==> flow/design.v <==
module clkdivider( input PCLK, input PRESERN, output wire newclk, output wire rise );
reg[1:0] counter;
always@(posedge PCLK)
begin
    if(!PRESERN)
        counter <= 2'd0;
    else
        counter <= counter + 1;
end
assign newclk = counter[1];
assign rise = (counter == 2'b01);
endmodule
module clkdivider_vgaFlash(input PCLK, input PRESERN, output wire newclk, output wire rise );
reg[19:0] counter;
always@(posedge PCLK)
begin
    if(!PRESERN)
        counter <= 20'd0;
    else
        counter <= counter + 1;
end
assign newclk = counter[19];
assign rise = (counter == 20'h7FFFF);
endmodule
module halfclk( input PCLK, input PRESERN, input en, output wire newclk, output wire rise );
reg counter;
always@(posedge PCLK)
begin
    if(!PRESERN)
        counter <= 1'b0;
    else if(en)
        counter <= counter + 1;
end
assign newclk = counter;
assign rise = en & ~counter;
endmodule
module vgacontrol(  
input PCLK, 				 
input PRESERN, 				 
input PSEL, 				 
input PENABLE, 				 
output wire PREADY, 		 
output wire PSLVERR,		 
input PWRITE,				 
input [31:0] PADDR,			 
input wire [31:0] PWDATA,	 
output reg [31:0] PRDATA,	 
output HS, 
output VS, 
output reg vga_R,
output reg vga_G,
output reg vga_B,
input SW,
input SW2,
input SW3
);
assign PSLVERR = 0;
assign PREADY = 1;
reg [31:0] player1;
reg [31:0] player2;
reg [31:0] whichplayer;
reg [31:0] winner;
wire player1_score;
wire player2_score;
wire p1_p;
wire p2_p;
wire p_u;
wire win_out;
wire pwin_out1;
wire pwin_out2;
wire player1_write = (PSEL & PENABLE & PWRITE & (PADDR[11:0] == 12'h104));
wire player2_write = (PSEL & PENABLE & PWRITE & (PADDR[11:0] == 12'h108));
wire whichplayer_write = (PSEL & PENABLE & PWRITE & (PADDR[11:0] == 12'h114));
wire winner_write = (PSEL & PENABLE & PWRITE & (PADDR[11:0] == 12'h118));
wire SWDebounce;
wire SWDebounce2;
wire SWDebounce3;
wire pwin1_out;
wire pwin2_out;
wire quarterclk, quarter_rise;
wire flashclk, flash_rise, half_flash, half_rise, quarter_flash, quarter_flash_rise;
Button_Debouncer db1(PCLK, PRESERN, SW, SWDebounce);
Button_Debouncer db2(PCLK, PRESERN, SW2, SWDebounce2);
Button_Debouncer db3(PCLK, PRESERN, SW3, SWDebounce3);
always @(posedge PCLK) 		 
begin
    if(!PRESERN)
        PRDATA <= 32'd0;
    else if(PADDR[11:0] == 12'h100)
    begin
        PRDATA[31:1] <= 31'h00000000;				 
        PRDATA[0] <= SWDebounce; 	 
    end
    else if(PADDR[11:0] == 12'h104)
    begin				
        PRDATA <= player1;
    end
    else if(PADDR[11:0] == 12'h108)
    begin				
        PRDATA <= player2;
    end
    else if(PADDR[11:0] == 12'h10C)
    begin
        PRDATA[31:1] <= 31'h00000000;				 
        PRDATA[0] <= SWDebounce2; 
    end
    else if(PADDR[11:0] == 12'h114)
    begin				 
        PRDATA <= whichplayer; 
    end
    else if(PADDR[11:0] == 12'h118)
    begin
        PRDATA[31:1] <= 31'h00000000;				 
        PRDATA[0] <= SWDebounce3; 
    end
end
always @(posedge PCLK) 		 
begin
	if(!PRESERN)
    begin
        player1 <= 32'd0;
        player2 <= 32'd0;
        whichplayer <= 32'd0;
        winner <= 32'd0;
    end
    else if(player1_write)
        player1 <= PWDATA;
	else if(player2_write)
        player2 <= PWDATA;
    else if(whichplayer_write)
        whichplayer <= PWDATA;
    else if(winner_write)
        winner <= PWDATA;
end
wire inDisplayArea;
wire [9:0] CounterX;
wire [8:0] CounterY;
hvsync_generator syncgen(.clk(PCLK), .rst(PRESERN), .en(quarter_rise), .vga_h_sync(HS), .vga_v_sync(VS), 
                            .inDisplayArea(inDisplayArea), .CounterX(CounterX), .CounterY(CounterY));
wire border = (CounterX[9:3]==0) || (CounterX[9:3]==79) || (CounterY[8:3]==0) || (CounterY[8:3]==60) || (CounterX[9:3]==40) || (CounterX[9:3]==39);
scoreDraw sd1(player1, player1_score, 32'd16, 32'd22, CounterX, CounterY, 8'd1);
scoreDraw sd2(player2, player2_score, 32'd56, 32'd22, CounterX, CounterY, 8'd1);
pscoreDraw ps1(CounterX, CounterY, 2, 2, 0, p1_p);
pscoreDraw ps2(CounterX, CounterY, 42, 2, 1, p2_p);
whichDraw wd(CounterX, CounterY, whichplayer, p_u);
pwinDraw pw1(PCLK, CounterX, CounterY, 22, 2, 1, pwin1_out);
pwinDraw pw2(PCLK, CounterX, CounterY, 22, 2, 2, pwin2_out);
winnerDraw wn(PCLK, PRESERN, flash_rise, CounterX, CounterY, 10, 40, win_out);
wire R = (winner>0) ? (win_out | ((winner == 1) ? (pwin1_out  | (~win_out&~pwin1_out&flashclk)) : (~win_out&~pwin2_out&flashclk))) : (border | player1_score | player2_score | p1_p);
wire G = (winner>0) ? (win_out | ((winner == 1) ? (~win_out&~pwin1_out&half_flash) : (~win_out&~pwin2_out&half_flash))) : (border | player1_score | player2_score | p_u);
wire B = (winner>0) ? (win_out | ((winner == 2) ? (pwin2_out  | (~win_out&~pwin2_out&quarter_flash)) : (~win_out&~pwin1_out&quarter_flash))) : (border | player1_score | player2_score | p2_p);
clkdivider cd(PCLK, PRESERN, quarterclk, quarter_rise);
clkdivider_vgaFlash cdf(PCLK, PRESERN, flashclk, flash_rise);
halfclk hc1(PCLK, PRESERN, flash_rise, half_flash, half_rise);
halfclk hc2(PCLK, PRESERN, half_rise, quarter_flash, quarter_flash_rise);
always @(posedge PCLK)
begin
  if(!PRESERN)
  begin
    vga_R <= 1'b0;
    vga_G <= 1'b0;
    vga_B <= 1'b0;
  end
  else if(quarter_rise)
  begin
    vga_R <= R & inDisplayArea;
    vga_G <= G & inDisplayArea;
    vga_B <= B & inDisplayArea;
  end
end
endmodule
module hvsync_generator(clk, rst, en, vga_h_sync, vga_v_sync, inDisplayArea, CounterX, CounterY);
input clk;
input rst;
input en;
output vga_h_sync, vga_v_sync;
output inDisplayArea;
output [9:0] CounterX;
output [8:0] CounterY;
reg [9:0] CounterX;
reg [8:0] CounterY;
wire CounterXmaxed = (CounterX==10'h2FF);
always @(posedge clk)
if(!rst)
	CounterX <= 0;
else if(en)
begin
if(CounterXmaxed)
	CounterX <= 0;
else
	CounterX <= CounterX + 1;
end
always @(posedge clk)
if(!rst)
	CounterY <= 0;
else if(en)
begin
if(CounterXmaxed) CounterY <= CounterY + 1;
end
reg	vga_HS, vga_VS;
always @(posedge clk)
if(!rst)
begin
	vga_HS <= 1'b0;
	vga_VS <= 1'b0;
end
else if(en)
begin
	vga_HS <= (CounterX[9:4]==6'h2D);  
	vga_VS <= (CounterY==500);  
end
reg inDisplayArea;
always @(posedge clk)
if(!rst)
	inDisplayArea <= 1'b0;
else if(en)
begin
if(inDisplayArea==0)
	inDisplayArea <= (CounterXmaxed) && (CounterY<480);
else
	inDisplayArea <= !(CounterX==639);
end
assign vga_h_sync = ~vga_HS;
assign vga_v_sync = ~vga_VS;
endmodule
module Button_Debouncer(
input clk,
input rst,  
input PB_in,  
output reg PB_out  
);
    reg [15:0] PB_cnt;  
    reg [1:0] sync;  
    always @(posedge clk)
        sync[1:0] <= {sync[0],~PB_in};
    wire PB_idle = (PB_out==sync[1]);  
    wire PB_cnt_max = &PB_cnt;  
    always @(posedge clk) 
    begin
        if(!rst)
        begin
            PB_cnt <= 16'd0;
            PB_out <= 1'b0;
        end
        else if(PB_idle)
            PB_cnt<= 16'd0;  
        else 
        begin
            PB_cnt<= PB_cnt + 16'd1;  
            if(PB_cnt_max)
            PB_out<= ~PB_out;  
        end
    end
endmodule
module draw(input [31:0]CounterX, input [31:0]CounterY, input [31:0]leftx, input [31:0]rightx, input [31:0]topy, input [31:0]boty, output box);  
    assign box = (((CounterX[9:3]>=leftx) && (CounterX[9:3]<(rightx))) && ((CounterY[8:3]>=topy) && (CounterY[8:3]<(boty))));
endmodule
module numbershift(input [31:0]number, output reg player_shift, input [31:0]x, input [31:0]y, input [31:0]CounterX, input [31:0]CounterY, input [7:0]scale);
    parameter S = 5; parameter C = 16; parameter O = 0; parameter R = 17; parameter E = 18; parameter P = 19; parameter Wl = 20; parameter Wr = 21; parameter N = 22;
    wire box1,box2,box3,box4,box5,box6,box7;    
    draw d1(CounterX, CounterY, x, x+(4 << scale), y, y+(1<<scale), box1);  
    draw d2(CounterX, CounterY, x, x+(4 << scale), y+(8 << scale), y+(8 << scale) + (1 << scale), box2);  
    draw d3(CounterX, CounterY, x, x+(1<<scale), y, y+(4 << scale) + (1 << scale), box3);  
    draw d4(CounterX, CounterY, x, x+(1<<scale), y+(4 << scale), y+(8 << scale) + (1 << scale), box4);  
    draw d5(CounterX, CounterY, x+(4 << scale) - (1 << scale), x+(4 << scale), y, y+(4 << scale) + (1 << scale), box5);  
    draw d6(CounterX, CounterY, x+(4 << scale) - (1 << scale), x+(4 << scale), y+(4 << scale), y+(8 << scale) + (1 << scale), box6);  
    draw d7(CounterX, CounterY, x, x+(4 << scale), y+(4 << scale), y+(4 << scale) + (1 << scale), box7);  
    always @*
    begin
        if(number == 32'd0)
            player_shift = box1 | box2 | box3 | box4 | box5 | box6;
        else if(number == 32'd1)
            player_shift = box3 | box4;
         else if(number == 32'd2)
            player_shift = box1 | box5 | box7 | box4 | box2;
         else if(number == 32'd3)
            player_shift = box1 | box5 | box7 | box6 | box2;
         else if(number == 32'd4)
            player_shift = box3 | box5 | box6 | box7;
         else if(number == 32'd5)
            player_shift = box1 | box2 | box3 | box6 | box7;        
         else if(number == 32'd6)
            player_shift = box1 | box2 | box3 | box4 | box6 | box7;        
         else if(number == 32'd7)
            player_shift = box1 | box5 | box6;        
         else if(number == 32'd8)
            player_shift = box1 | box2 | box3 | box4 | box5 | box6 | box7;        
         else if(number == 32'd9)
            player_shift = box1 | box3 | box5 | box6 | box7;
         else if(number == 32'd16)
            player_shift = box1 | box2 | box3 | box4;
         else if(number == 32'd17)
            player_shift = box1 | box3 | box4;
         else if(number == 32'd18)
            player_shift = box1 | box2 | box3 | box4 | box7;  
         else if(number == 32'd19)
            player_shift = box1 | box3 | box4 | box5 | box7;
         else if(number == 32'd20)
            player_shift = box2 | box3 | box4 | box6;
         else if(number == 32'd21)
            player_shift = box2 | box5 | box6;         
         else if(number == 32'd22)
            player_shift = box1 | box3 | box4 | box5 | box6;
         else
            player_shift = 0;
    end
endmodule
module scoreDraw(input [31:0]number, output reg player_shift, input [31:0]x, input [31:0]y, input [31:0]CounterX, input [31:0]CounterY, input [7:0]scale);
    wire player_shift1, player_shift2, player_shift3;
    numbershift n1(number, player_shift1, x, y, CounterX, CounterY, scale);
    numbershift n2(32'd1, player_shift2, x-5, y, CounterX, CounterY, scale);
    numbershift n3(number-10, player_shift3, x+5, y, CounterX, CounterY, scale);
    always @*
    begin
        if(number < 10 || number >15)
            player_shift = player_shift1;
        else
            player_shift = player_shift2 | player_shift3;
    end
endmodule
module pscoreDraw(input [31:0]CounterX, input [31:0]CounterY, input [31:0]x, input [31:0]y, input player, output player_shift);
    parameter spacing = 5;
    wire p, one_two, s, c, o, r, e;
    numbershift ns1(19, p, x, y, CounterX, CounterY, 0);  
    numbershift ns2(player+1, one_two, x+5, y, CounterX, CounterY, 0);  
    numbershift ns3(5, s, x+12, y, CounterX, CounterY, 0);  
    numbershift ns4(16, c, x+17, y, CounterX, CounterY, 0);  
    numbershift ns5(0, o, x+22, y, CounterX, CounterY, 0);  
    numbershift ns6(17, r, x+27, y, CounterX, CounterY, 0);  
    numbershift ns7(18, e, x+32, y, CounterX, CounterY, 0);  
    assign player_shift = p | one_two | s | c | o | r | e;
endmodule
module winnerDraw(input clk, input rst, input en, input [31:0]CounterX, input [31:0]CounterY, input [31:0]x, input [31:0]y, output win_out);
    wire w1, w2, i, n1, n2, e, r;
    reg tiny;
    always@(posedge clk)
    begin
        if(!rst)
            tiny <= 1'b0;
        else if(en)
            tiny <= ~tiny;
    end
    numbershift ns1(20, w1, x, y, CounterX, CounterY, 1);  
    numbershift ns2(21, w2, x+7, y, CounterX, CounterY, 1);  
    numbershift ns3(1, i, x+20, y, CounterX, CounterY, 1);  
    numbershift ns4(22, n1, x+26, y, CounterX, CounterY, 1);  
    numbershift ns5(22, n2, x+36, y, CounterX, CounterY, 1);  
    numbershift ns6(18, e, x+46, y, CounterX, CounterY, 1);  
    numbershift ns7(17, r, x+56, y, CounterX, CounterY, 1);  
    assign win_out = (w1 | w2 | i | n1 | n2 | e | r) & tiny;
endmodule
module pwinDraw(input clk, input [31:0]CounterX, input [31:0]CounterY, input [31:0]x, input [31:0]y, input [31:0]winner, output pwin_out);
    parameter spacing = 5;
    wire p, num;
    numbershift ns1(19, p, x, y, CounterX, CounterY, 2);  
    numbershift ns2(winner, num, x+24, y, CounterX, CounterY, 2);  
    assign pwin_out = (p | num);
endmodule
module whichDraw(input [31:0]CounterX, input [31:0]CounterY, input [31:0]player, output underline);
    wire box1, box2;
    draw d1(CounterX, CounterY, 2, 38, 12, 13, box1);
    draw d2(CounterX, CounterY, 43, 78, 12, 13, box2);
    assign underline = (player[0]) ? box2: box1;
endmodule
Wiki page: vgacontrol / tool data

From RTL to reports: vgacontrol
Tool output for the design above before and after an edit, in the order of the flow.
Lines under "orig" count in the file above, lines under "edited" in the edited file.
"change": "edited" minus "orig" as printed here.
{"block": "inputs", "design": "vgacontrol", "clock_port": "PCLK", "lib": "sky130hd", "corner": "tt_025C_1v80"}

Diff
Unified diff, file above to edited file.
The edit is scripted: it alters the design's behaviour and was not made to optimise anything.
begin of diff
@@ -92,5 +92,5 @@
         PRDATA[0] <= SWDebounce; 	 
     end
-    else if(PADDR[11:0] == 12'h104)
+    else if(PADDR[11:0] < 12'h104)
     begin				
         PRDATA <= player1;
end of diff

Word-level counts
Source: Yosys, flattened and elaborated, memories not mapped. Widths are those after wreduce. Registers that Yosys merges into a memory's read port (data or address) are not register bits. Print and check cells do not count. Equal cells are merged and count once.
{"block": "word_totals", "element": "register_bits", "orig": 267, "edited": 267, "change": 0}
{"block": "word_totals", "element": "input_bits", "orig": 72, "edited": 72, "change": 0}
{"block": "word_totals", "element": "out_inout_bits", "orig": 39, "edited": 39, "change": 0}
{"block": "classes", "element": "add_sub_neg", "orig": 11, "edited": 11, "change": 0}
{"block": "classes", "element": "compare", "orig": 110, "edited": 111, "change": 1}
{"block": "classes", "element": "equal", "orig": 85, "edited": 85, "change": 0}
{"block": "classes", "element": "mux", "orig": 90, "edited": 90, "change": 0}
{"block": "classes", "element": "n_logic", "orig": 291, "edited": 291, "change": 0}
{"block": "classes", "element": "n_reduce_logical", "orig": 252, "edited": 252, "change": 0}
{"block": "op_table", "operator": "12-bit by 9-bit less-than comparator with 1-bit output with constant B", "orig": 0, "edited": 1, "change": 1}
Unchanged operator kinds not shown: 66.

Longest topological paths
Longest topological path by Yosys (ltp), each cell counted once; first at word level (registers and memories cut), then after technology mapping (sequential cells cut; the memories' decode and read muxes count).
{"block": "logic_depth", "element": "word_depth", "orig": 31, "edited": 31, "change": 0}
{"block": "logic_depth", "element": "abc_area", "orig": "0", "edited": "0"}
{"block": "logic_depth", "element": "mapped_depth", "orig": 13, "edited": 14, "change": 1}
{"block": "logic_depth", "element": "mapped_depth_nobuf", "orig": 11, "edited": 11, "change": 0}

Netlist
Yosys stat after the flow's synthesis: flattened, memories mapped to cells. It holds for the ABC_AREA given above (unset counts as 0); a run with the other value may have another netlist.
{"block": "by_type", "cell_type": "sky130_fd_sc_hd__a21boi_0", "orig": 134, "edited": 3, "change": -131}
{"block": "by_type", "cell_type": "sky130_fd_sc_hd__a21oi_1", "orig": 87, "edited": 187, "change": 100}
{"block": "by_type", "cell_type": "sky130_fd_sc_hd__nor2_1", "orig": 124, "edited": 199, "change": 75}
{"block": "by_type", "cell_type": "sky130_fd_sc_hd__o221ai_1", "orig": 5, "edited": 37, "change": 32}
{"block": "by_type", "cell_type": "sky130_fd_sc_hd__a222oi_1", "orig": 31, "edited": 0, "change": -31}
{"block": "by_type", "cell_type": "sky130_fd_sc_hd__a221oi_1", "orig": 5, "edited": 36, "change": 31}
{"block": "by_type", "cell_type": "sky130_fd_sc_hd__nor2b_1", "orig": 30, "edited": 10, "change": -20}
{"block": "by_type", "cell_type": "sky130_fd_sc_hd__nand2_1", "orig": 389, "edited": 371, "change": -18}
{"block": "by_type", "cell_type": "sky130_fd_sc_hd__clkbuf_1", "orig": 112, "edited": 127, "change": 15}
{"block": "by_type", "cell_type": "sky130_fd_sc_hd__and2_1", "orig": 29, "edited": 14, "change": -15}
{"block": "by_type", "cell_type": "sky130_fd_sc_hd__xnor2_1", "orig": 41, "edited": 29, "change": -12}
{"block": "by_type", "cell_type": "sky130_fd_sc_hd__xor2_1", "orig": 40, "edited": 51, "change": 11}
{"block": "by_type", "cell_type": "sky130_fd_sc_hd__nand3_1", "orig": 53, "edited": 63, "change": 10}
{"block": "by_type", "cell_type": "sky130_fd_sc_hd__nor4_1", "orig": 35, "edited": 27, "change": -8}
{"block": "by_type", "cell_type": "sky130_fd_sc_hd__or3_1", "orig": 21, "edited": 29, "change": 8}
{"block": "by_type", "cell_type": "sky130_fd_sc_hd__o21ai_0", "orig": 56, "edited": 63, "change": 7}
{"block": "by_type", "cell_type": "sky130_fd_sc_hd__o21ai_1", "orig": 2, "edited": 9, "change": 7}
{"block": "by_type", "cell_type": "sky130_fd_sc_hd__nor3b_1", "orig": 9, "edited": 3, "change": -6}
Unchanged cell types not shown: 13.
The list need not be complete.
{"block": "synth_totals", "element": "mapped_cells", "orig": 1869, "edited": 1959, "change": 90}
{"block": "synth_totals", "element": "mapped_area_mm2", "orig": 0.0144439, "edited": 0.0145427, "change": 0.0000988}
{"block": "synth_totals", "element": "ffs", "orig": 267, "edited": 267, "change": 0}
{"block": "synth_totals", "element": "n_buf", "orig": 135, "edited": 148, "change": 13}
By module: a second synthesis without flattening, with its own total; a netlist apart from the flattened one above.
{"block": "hier_totals", "element": "hier_cells", "orig": 80398, "edited": 83385, "change": 2987}
{"block": "hier_totals", "element": "hier_area_mm2", "orig": 0.579482, "edited": 0.5880327, "change": 0.0085507}
Rows give one instance, submodules left out.
{"block": "by_module_orig", "module": "numbershift", "n_inst": 31, "cells": 1670, "area_mm2": 0.0120966}
{"block": "by_module_orig", "module": "draw", "n_inst": 219, "cells": 115, "area_mm2": 0.0008133}
{"block": "by_module_orig", "module": "(no name shown)", "n_inst": 2, "cells": 474, "area_mm2": 0.0034095}
{"block": "by_module_orig", "module": "vgacontrol", "n_inst": 1, "cells": 768, "area_mm2": 0.0064612}
{"block": "by_module_orig", "module": "(no name shown)", "n_inst": 2, "cells": 292, "area_mm2": 0.0019243}
{"block": "by_module_orig", "module": "winnerDraw", "n_inst": 1, "cells": 491, "area_mm2": 0.0035772}
{"block": "by_module_orig", "module": "Button_Debouncer", "n_inst": 3, "cells": 83, "area_mm2": 0.000812}
{"block": "by_module_orig", "module": "pwinDraw", "n_inst": 2, "cells": 81, "area_mm2": 0.0005543}
{"block": "by_module_orig", "module": "hvsync_generator", "n_inst": 1, "cells": 123, "area_mm2": 0.0010598}
{"block": "by_module_orig", "module": "clkdivider_vgaFlash", "n_inst": 1, "cells": 101, "area_mm2": 0.0008671}
{"block": "by_module_orig", "module": "halfclk", "n_inst": 2, "cells": 4, "area_mm2": 0.0000475}
{"block": "by_module_orig", "module": "clkdivider", "n_inst": 1, "cells": 6, "area_mm2": 0.0000838}
{"block": "by_module_orig", "module": "whichDraw", "n_inst": 1, "cells": 3, "area_mm2": 0.0000225}
{"block": "by_module_edited", "module": "numbershift", "n_inst": 31, "cells": 1765, "area_mm2": 0.0123644}
{"block": "by_module_edited", "module": "draw", "n_inst": 219, "cells": 115, "area_mm2": 0.0008133}
{"block": "by_module_edited", "module": "(no name shown)", "n_inst": 2, "cells": 474, "area_mm2": 0.0034095}
{"block": "by_module_edited", "module": "vgacontrol", "n_inst": 1, "cells": 810, "area_mm2": 0.0067114}
{"block": "by_module_edited", "module": "(no name shown)", "n_inst": 2, "cells": 292, "area_mm2": 0.0019243}
{"block": "by_module_edited", "module": "winnerDraw", "n_inst": 1, "cells": 491, "area_mm2": 0.0035772}
{"block": "by_module_edited", "module": "Button_Debouncer", "n_inst": 3, "cells": 83, "area_mm2": 0.000812}
{"block": "by_module_edited", "module": "pwinDraw", "n_inst": 2, "cells": 81, "area_mm2": 0.0005543}
{"block": "by_module_edited", "module": "hvsync_generator", "n_inst": 1, "cells": 123, "area_mm2": 0.0010598}
{"block": "by_module_edited", "module": "clkdivider_vgaFlash", "n_inst": 1, "cells": 101, "area_mm2": 0.0008671}
{"block": "by_module_edited", "module": "halfclk", "n_inst": 2, "cells": 4, "area_mm2": 0.0000475}
{"block": "by_module_edited", "module": "clkdivider", "n_inst": 1, "cells": 6, "area_mm2": 0.0000838}
{"block": "by_module_edited", "module": "whichDraw", "n_inst": 1, "cells": 3, "area_mm2": 0.0000225}

Worst setup path after synthesis
Path of least setup slack by OpenSTA after synthesis, without wires, with an ideal clock, recovery checks aside; 20% of the period is set as input and as output delay. Where synthesis merged equal registers, the netlist keeps one of their names.
{"block": "synth_timing", "element": "kind", "orig": "input port to flip-flop", "edited": "input port to flip-flop"}
{"block": "synth_timing", "element": "startpoint", "orig": "input PADDR[1]", "edited": "input PADDR[11]"}
{"block": "synth_timing", "element": "endpoint", "orig": "register player1[0]", "edited": "register whichplayer[10]"}
{"block": "synth_timing", "element": "period_ns", "orig": 10.0, "edited": 10.0, "change": 0.0}
{"block": "synth_timing", "element": "launch_ns", "orig": 2.000, "edited": 2.000, "change": 0.000}
{"block": "synth_timing", "element": "arrival_time_ns", "orig": 3.671, "edited": 3.930, "change": 0.259}
{"block": "synth_timing", "element": "path_slack_ns", "orig": 6.206, "edited": 6.000, "change": -0.206}
{"block": "synth_timing", "element": "delay_ns", "orig": 1.793, "edited": 2.000, "change": 0.207}
{"block": "synth_timing", "element": "stages", "orig": 9, "edited": 9, "change": 0}
{"block": "synth_timing", "element": "period_less_setup_slack_ns", "orig": 3.794, "edited": 4.0, "change": 0.206}
"delay_ns" = arrival - input delay + setup time.
"stages": output pins that drive a net of the path, with the launching flip-flop's if there is one; two outputs of one cell count as two.
"period_less_setup_slack_ns" = period - worst setup slack (recovery checks aside). The figure is calculated, with input and output delays left at 20% of the set period.
Between the ends stands the longest chain of elaborated cells between them, by number of cells; it is not shown to be the way that was timed. Of several equally long chains one is given.
Each line given opens the expression or statement behind the cell; cells for indexed reads and writes are added by Yosys, which also makes memories of some case tables.
{"block": "synth_via_orig", "cell_sequence": "sky130_fd_sc_hd__nor4_1 > sky130_fd_sc_hd__and3_1 > sky130_fd_sc_hd__nand2_1 > sky130_fd_sc_hd__or3_1 > sky130_fd_sc_hd__or2_2 > sky130_fd_sc_hd__clkbuf_1 > sky130_fd_sc_hd__clkbuf_1 > sky130_fd_sc_hd__nand2_1 > sky130_fd_sc_hd__a21boi_0", "elab_chain_len": 2, "cone_cells": 2}
{"block": "synth_rtl_orig", "element": "from (decl)", "line_no": 45, "rtl": "input [31:0] PADDR,"}
{"block": "synth_rtl_orig", "element": "12-bit by 9-bit equality test with 1-bit output", "line_no": 71, "rtl": "wire player1_write = (PSEL & PENABLE & PWRITE & (PADDR[11:0] == 12'h104));"}
{"block": "synth_rtl_orig", "element": "1-bit bitwise AND", "line_no": 71}
{"block": "synth_rtl_orig", "element": "to (assign)", "line_no": 121, "rtl": "player1 <= 32'd0;"}
{"block": "synth_rtl_orig", "element": "to (assign)", "line_no": 127, "rtl": "player1 <= PWDATA;"}
{"block": "synth_rtl_orig", "element": "to (decl)", "line_no": 59, "rtl": "reg [31:0] player1;"}
{"block": "synth_via_edited", "cell_sequence": "sky130_fd_sc_hd__or3_1 > sky130_fd_sc_hd__nor4_1 > sky130_fd_sc_hd__nand2_1 > sky130_fd_sc_hd__nor2_1 > sky130_fd_sc_hd__inv_1 > sky130_fd_sc_hd__nor2_1 > sky130_fd_sc_hd__clkbuf_1 > sky130_fd_sc_hd__nand2_1 > sky130_fd_sc_hd__a21oi_1", "elab_chain_len": 4, "cone_cells": 9}
{"block": "synth_rtl_edited", "element": "from (decl)", "line_no": 45, "rtl": "input [31:0] PADDR,"}
{"block": "synth_rtl_edited", "element": "12-bit by 9-bit equality test with 1-bit output", "line_no": 72, "rtl": "wire player2_write = (PSEL & PENABLE & PWRITE & (PADDR[11:0] == 12'h108));"}
{"block": "synth_rtl_edited", "element": "1-bit bitwise AND", "line_no": 72}
{"block": "synth_rtl_edited", "element": "1-bit NOT"}
{"block": "synth_rtl_edited", "element": "3-bit AND reduction"}
{"block": "synth_rtl_edited", "element": "to (assign)", "line_no": 123, "rtl": "whichplayer <= 32'd0;"}
{"block": "synth_rtl_edited", "element": "to (assign)", "line_no": 131, "rtl": "whichplayer <= PWDATA;"}
{"block": "synth_rtl_edited", "element": "to (decl)", "line_no": 61, "rtl": "reg [31:0] whichplayer;"}

Path in the finished layout
Path of least setup slack in the final report of each run of pair A (OpenROAD, finished layout, wires in). Where an end is a register, its clock arrival counts in the times.
{"block": "layout_timing", "element": "kind", "orig": "flip-flop to flip-flop", "edited": "flip-flop to flip-flop"}
{"block": "layout_timing", "element": "startpoint", "orig": "register syncgen.CounterY[7]", "edited": "register player1[2]"}
{"block": "layout_timing", "element": "endpoint", "orig": "register vga_R", "edited": "register vga_R"}
{"block": "layout_timing", "element": "period_ns", "orig": 4.45, "edited": 4.45, "change": 0.00}
{"block": "layout_timing", "element": "launch_ns", "orig": 0.55, "edited": 0.59, "change": 0.04}
{"block": "layout_timing", "element": "arrival_time_ns", "orig": 4.18, "edited": 4.27, "change": 0.09}
{"block": "layout_timing", "element": "path_slack_ns", "orig": 0.75, "edited": 0.67, "change": -0.08}
{"block": "layout_timing", "element": "stages", "orig": 11, "edited": 12, "change": 1}
Between the ends stands the longest chain of elaborated cells between them, by number of cells; it is not shown to be the way that was timed. Of several equally long chains one is given.
{"block": "layout_via_orig", "cell_sequence": "sky130_fd_sc_hd__dfxtp_1 > sky130_fd_sc_hd__nor2b_1 > sky130_fd_sc_hd__nand2_1 > sky130_fd_sc_hd__a21oi_1 > sky130_fd_sc_hd__a211oi_1 > sky130_fd_sc_hd__o21ai_0 > sky130_fd_sc_hd__or3b_1 > sky130_fd_sc_hd__o2111ai_1 > sky130_fd_sc_hd__a2111oi_2 > sky130_fd_sc_hd__buf_4 > sky130_fd_sc_hd__a21oi_1", "elab_chain_len": 31, "cone_cells": 445}
{"block": "layout_rtl_orig", "element": "from (decl)", "line_no": 179, "rtl": "output [8:0] CounterY;"}
{"block": "layout_rtl_orig", "element": "from (assign)", "line_no": 195, "rtl": "CounterY <= 0;"}
{"block": "layout_rtl_orig", "element": "from (assign)", "line_no": 198, "rtl": "if(CounterXmaxed) CounterY <= CounterY + 1;"}
{"block": "layout_rtl_orig", "element": "6-bit by 5-bit greater-or-equal comparator with 1-bit output", "line_no": 256, "rtl": "assign box = (((CounterX[9:3]>=leftx) && (CounterX[9:3]<(rightx))) && ((CounterY[8:3]>=topy) && (CounterY[8:3] ..."}
{"block": "layout_rtl_orig", "element": "1-bit logical AND (2 in a row)", "line_no": 256}
{"block": "layout_rtl_orig", "element": "1-bit bitwise OR (4 in a row)", "line_no": 303, "rtl": "player_shift = box1 | box3 | box4 | box5 | box6;"}
{"block": "layout_rtl_orig", "element": "1-bit 2-to-1 mux", "line_no": 302, "rtl": "else if(number == 32'd22)"}
{"block": "layout_rtl_orig", "element": "1-bit 2-to-1 mux", "line_no": 300, "rtl": "else if(number == 32'd21)"}
{"block": "layout_rtl_orig", "element": "1-bit 2-to-1 mux", "line_no": 298, "rtl": "else if(number == 32'd20)"}
{"block": "layout_rtl_orig", "element": "1-bit 2-to-1 mux", "line_no": 296, "rtl": "else if(number == 32'd19)"}
{"block": "layout_rtl_orig", "element": "[... 11 more ...]"}
{"block": "layout_rtl_orig", "element": "1-bit 2-to-1 mux", "line_no": 272, "rtl": "else if(number == 32'd1)"}
{"block": "layout_rtl_orig", "element": "1-bit 2-to-1 mux", "line_no": 270, "rtl": "if(number == 32'd0)"}
{"block": "layout_rtl_orig", "element": "1-bit bitwise OR", "line_no": 318, "rtl": "player_shift = player_shift2 | player_shift3;"}
{"block": "layout_rtl_orig", "element": "1-bit 2-to-1 mux", "line_no": 315, "rtl": "if(number < 10 || number >15)"}
{"block": "layout_rtl_orig", "element": "1-bit bitwise OR (3 in a row)", "line_no": 149, "rtl": "wire R = (winner>0) ? (win_out | ((winner == 1) ? (pwin1_out  | (~win_out&~pwin1_out&flashclk)) : (~win_out&~p ..."}
{"block": "layout_rtl_orig", "element": "1-bit 2-to-1 mux", "line_no": 149}
{"block": "layout_rtl_orig", "element": "1-bit bitwise AND", "line_no": 166, "rtl": "vga_R <= R & inDisplayArea;"}
{"block": "layout_rtl_orig", "element": "to (assign)", "line_no": 160, "rtl": "vga_R <= 1'b0;"}
{"block": "layout_rtl_orig", "element": "to (assign)", "line_no": 166}
{"block": "layout_rtl_orig", "element": "to (decl)", "line_no": 50, "rtl": "output reg vga_R,"}
{"block": "layout_via_edited", "cell_sequence": "sky130_fd_sc_hd__dfxtp_1 > sky130_fd_sc_hd__inv_1 > sky130_fd_sc_hd__ha_1 > sky130_fd_sc_hd__nor2b_1 > sky130_fd_sc_hd__o31a_1 > sky130_fd_sc_hd__o31ai_1 > sky130_fd_sc_hd__or4_1 > sky130_fd_sc_hd__or3_1 > sky130_fd_sc_hd__nor4_1 > sky130_fd_sc_hd__o311a_1 > sky130_fd_sc_hd__o21ai_2 > sky130_fd_sc_hd__a31oi_1", "elab_chain_len": 26, "cone_cells": 79}
{"block": "layout_rtl_edited", "element": "from (decl)", "line_no": 59, "rtl": "reg [31:0] player1;"}
{"block": "layout_rtl_edited", "element": "from (assign)", "line_no": 121, "rtl": "player1 <= 32'd0;"}
{"block": "layout_rtl_edited", "element": "from (assign)", "line_no": 127, "rtl": "player1 <= PWDATA;"}
{"block": "layout_rtl_edited", "element": "32-bit by 4-bit subtractor with 32-bit output", "line_no": 312, "rtl": "numbershift n3(number-10, player_shift3, x+5, y, CounterX, CounterY, scale);"}
{"block": "layout_rtl_edited", "element": "32-bit by 5-bit equality test with 1-bit output", "line_no": 302, "rtl": "else if(number == 32'd22)"}
{"block": "layout_rtl_edited", "element": "1-bit 2-to-1 mux", "line_no": 302}
{"block": "layout_rtl_edited", "element": "1-bit 2-to-1 mux", "line_no": 300, "rtl": "else if(number == 32'd21)"}
{"block": "layout_rtl_edited", "element": "1-bit 2-to-1 mux", "line_no": 298, "rtl": "else if(number == 32'd20)"}
{"block": "layout_rtl_edited", "element": "1-bit 2-to-1 mux", "line_no": 296, "rtl": "else if(number == 32'd19)"}
{"block": "layout_rtl_edited", "element": "1-bit 2-to-1 mux", "line_no": 294, "rtl": "else if(number == 32'd18)"}
{"block": "layout_rtl_edited", "element": "[... 10 more ...]"}
{"block": "layout_rtl_edited", "element": "1-bit 2-to-1 mux", "line_no": 272, "rtl": "else if(number == 32'd1)"}
{"block": "layout_rtl_edited", "element": "1-bit 2-to-1 mux", "line_no": 270, "rtl": "if(number == 32'd0)"}
{"block": "layout_rtl_edited", "element": "1-bit bitwise OR", "line_no": 318, "rtl": "player_shift = player_shift2 | player_shift3;"}
{"block": "layout_rtl_edited", "element": "1-bit 2-to-1 mux", "line_no": 315, "rtl": "if(number < 10 || number >15)"}
{"block": "layout_rtl_edited", "element": "1-bit bitwise OR (3 in a row)", "line_no": 149, "rtl": "wire R = (winner>0) ? (win_out | ((winner == 1) ? (pwin1_out  | (~win_out&~pwin1_out&flashclk)) : (~win_out&~p ..."}
{"block": "layout_rtl_edited", "element": "1-bit 2-to-1 mux", "line_no": 149}
{"block": "layout_rtl_edited", "element": "1-bit bitwise AND", "line_no": 166, "rtl": "vga_R <= R & inDisplayArea;"}
{"block": "layout_rtl_edited", "element": "to (assign)", "line_no": 160, "rtl": "vga_R <= 1'b0;"}
{"block": "layout_rtl_edited", "element": "to (assign)", "line_no": 166}
{"block": "layout_rtl_edited", "element": "to (decl)", "line_no": 50, "rtl": "output reg vga_R,"}

Layout results
Runs of the flow (Yosys, OpenROAD) on both versions; the two runs of a pair have the same settings. The constraints put input and output delay at 20% of the set period each and load the outputs with 0.01 pF.
{"block": "flow_settings_pair_A", "CORE_UTILIZATION": 40, "PLACE_DENSITY": 0.6, "period_ns": 4.45, "CAP_MARGIN": 20, "CORE_MARGIN": 2, "SLEW_MARGIN": 20}
{"block": "measured_pair_A", "element": "synthesis_area_mm2", "orig": 0.0144439, "edited": 0.0145427, "change": 0.0000988}
{"block": "measured_pair_A", "element": "final_die_area_mm2", "orig": 0.0376457, "edited": 0.0378984, "change": 0.0002527}
{"block": "measured_pair_A", "element": "final_stdcell_area_mm2", "orig": 0.016681, "edited": 0.0168487, "change": 0.0001677}
{"block": "measured_pair_A", "element": "final_util_pct", "orig": 46.9, "edited": 47.3, "change": 0.4}
{"block": "measured_pair_A", "element": "setup_ws_ns", "orig": 0.753, "edited": 0.666, "change": -0.087}
{"block": "measured_pair_A", "element": "total_negative_slack_ns", "orig": 0.000, "edited": 0.000, "change": 0.000}
{"block": "measured_pair_A", "element": "final_hold_ws_ns", "orig": 0.327, "edited": 0.330, "change": 0.003}
{"block": "measured_pair_A", "element": "power_w", "orig": 0.004868, "edited": 0.005107, "change": 0.000239}
{"block": "measured_pair_A", "element": "achieved_period_ns", "orig": 3.697, "edited": 3.784, "change": 0.087}
{"block": "flow_settings_pair_B", "CORE_MARGIN": 2, "CORE_UTILIZATION": 26, "CTS_CLUSTER_DIAMETER": 26, "CTS_CLUSTER_SIZE": 23, "GPL_TIMING_DRIVEN": 1, "MAX_ROUTING_LAYER": "met5", "MIN_ROUTING_LAYER": "met1", "PLACE_DENSITY_LB_ADDON": 0.23, "SETUP_SLACK_MARGIN": -0.25, "TNS_END_PERCENT": 15, "period_ns": 4.5, "CAP_MARGIN": 20, "SLEW_MARGIN": 20}
{"block": "measured_pair_B", "element": "synthesis_area_mm2", "orig": 0.0144439, "edited": 0.0145427, "change": 0.0000988}
{"block": "measured_pair_B", "element": "final_die_area_mm2", "orig": 0.0574537, "edited": 0.0578402, "change": 0.0003865}
{"block": "measured_pair_B", "element": "final_stdcell_area_mm2", "orig": 0.018728, "edited": 0.0189995, "change": 0.0002715}
{"block": "measured_pair_B", "element": "final_util_pct", "orig": 34.1, "edited": 34.4, "change": 0.3}
{"block": "measured_pair_B", "element": "setup_ws_ns", "orig": 0.772, "edited": 0.778, "change": 0.006}
{"block": "measured_pair_B", "element": "total_negative_slack_ns", "orig": 0.000, "edited": 0.000, "change": 0.000}
{"block": "measured_pair_B", "element": "final_hold_ws_ns", "orig": 0.323, "edited": 0.323, "change": 0.000}
{"block": "measured_pair_B", "element": "power_w", "orig": 0.007783, "edited": 0.008259, "change": 0.000476}
{"block": "measured_pair_B", "element": "achieved_period_ns", "orig": 3.728, "edited": 3.722, "change": -0.006}
"achieved_period_ns" = clock period - worst setup slack. The figure is calculated, with input and output delays left at 20% of the set period.
"power_w" is the tool's figure for a default switching activity; nothing was simulated.
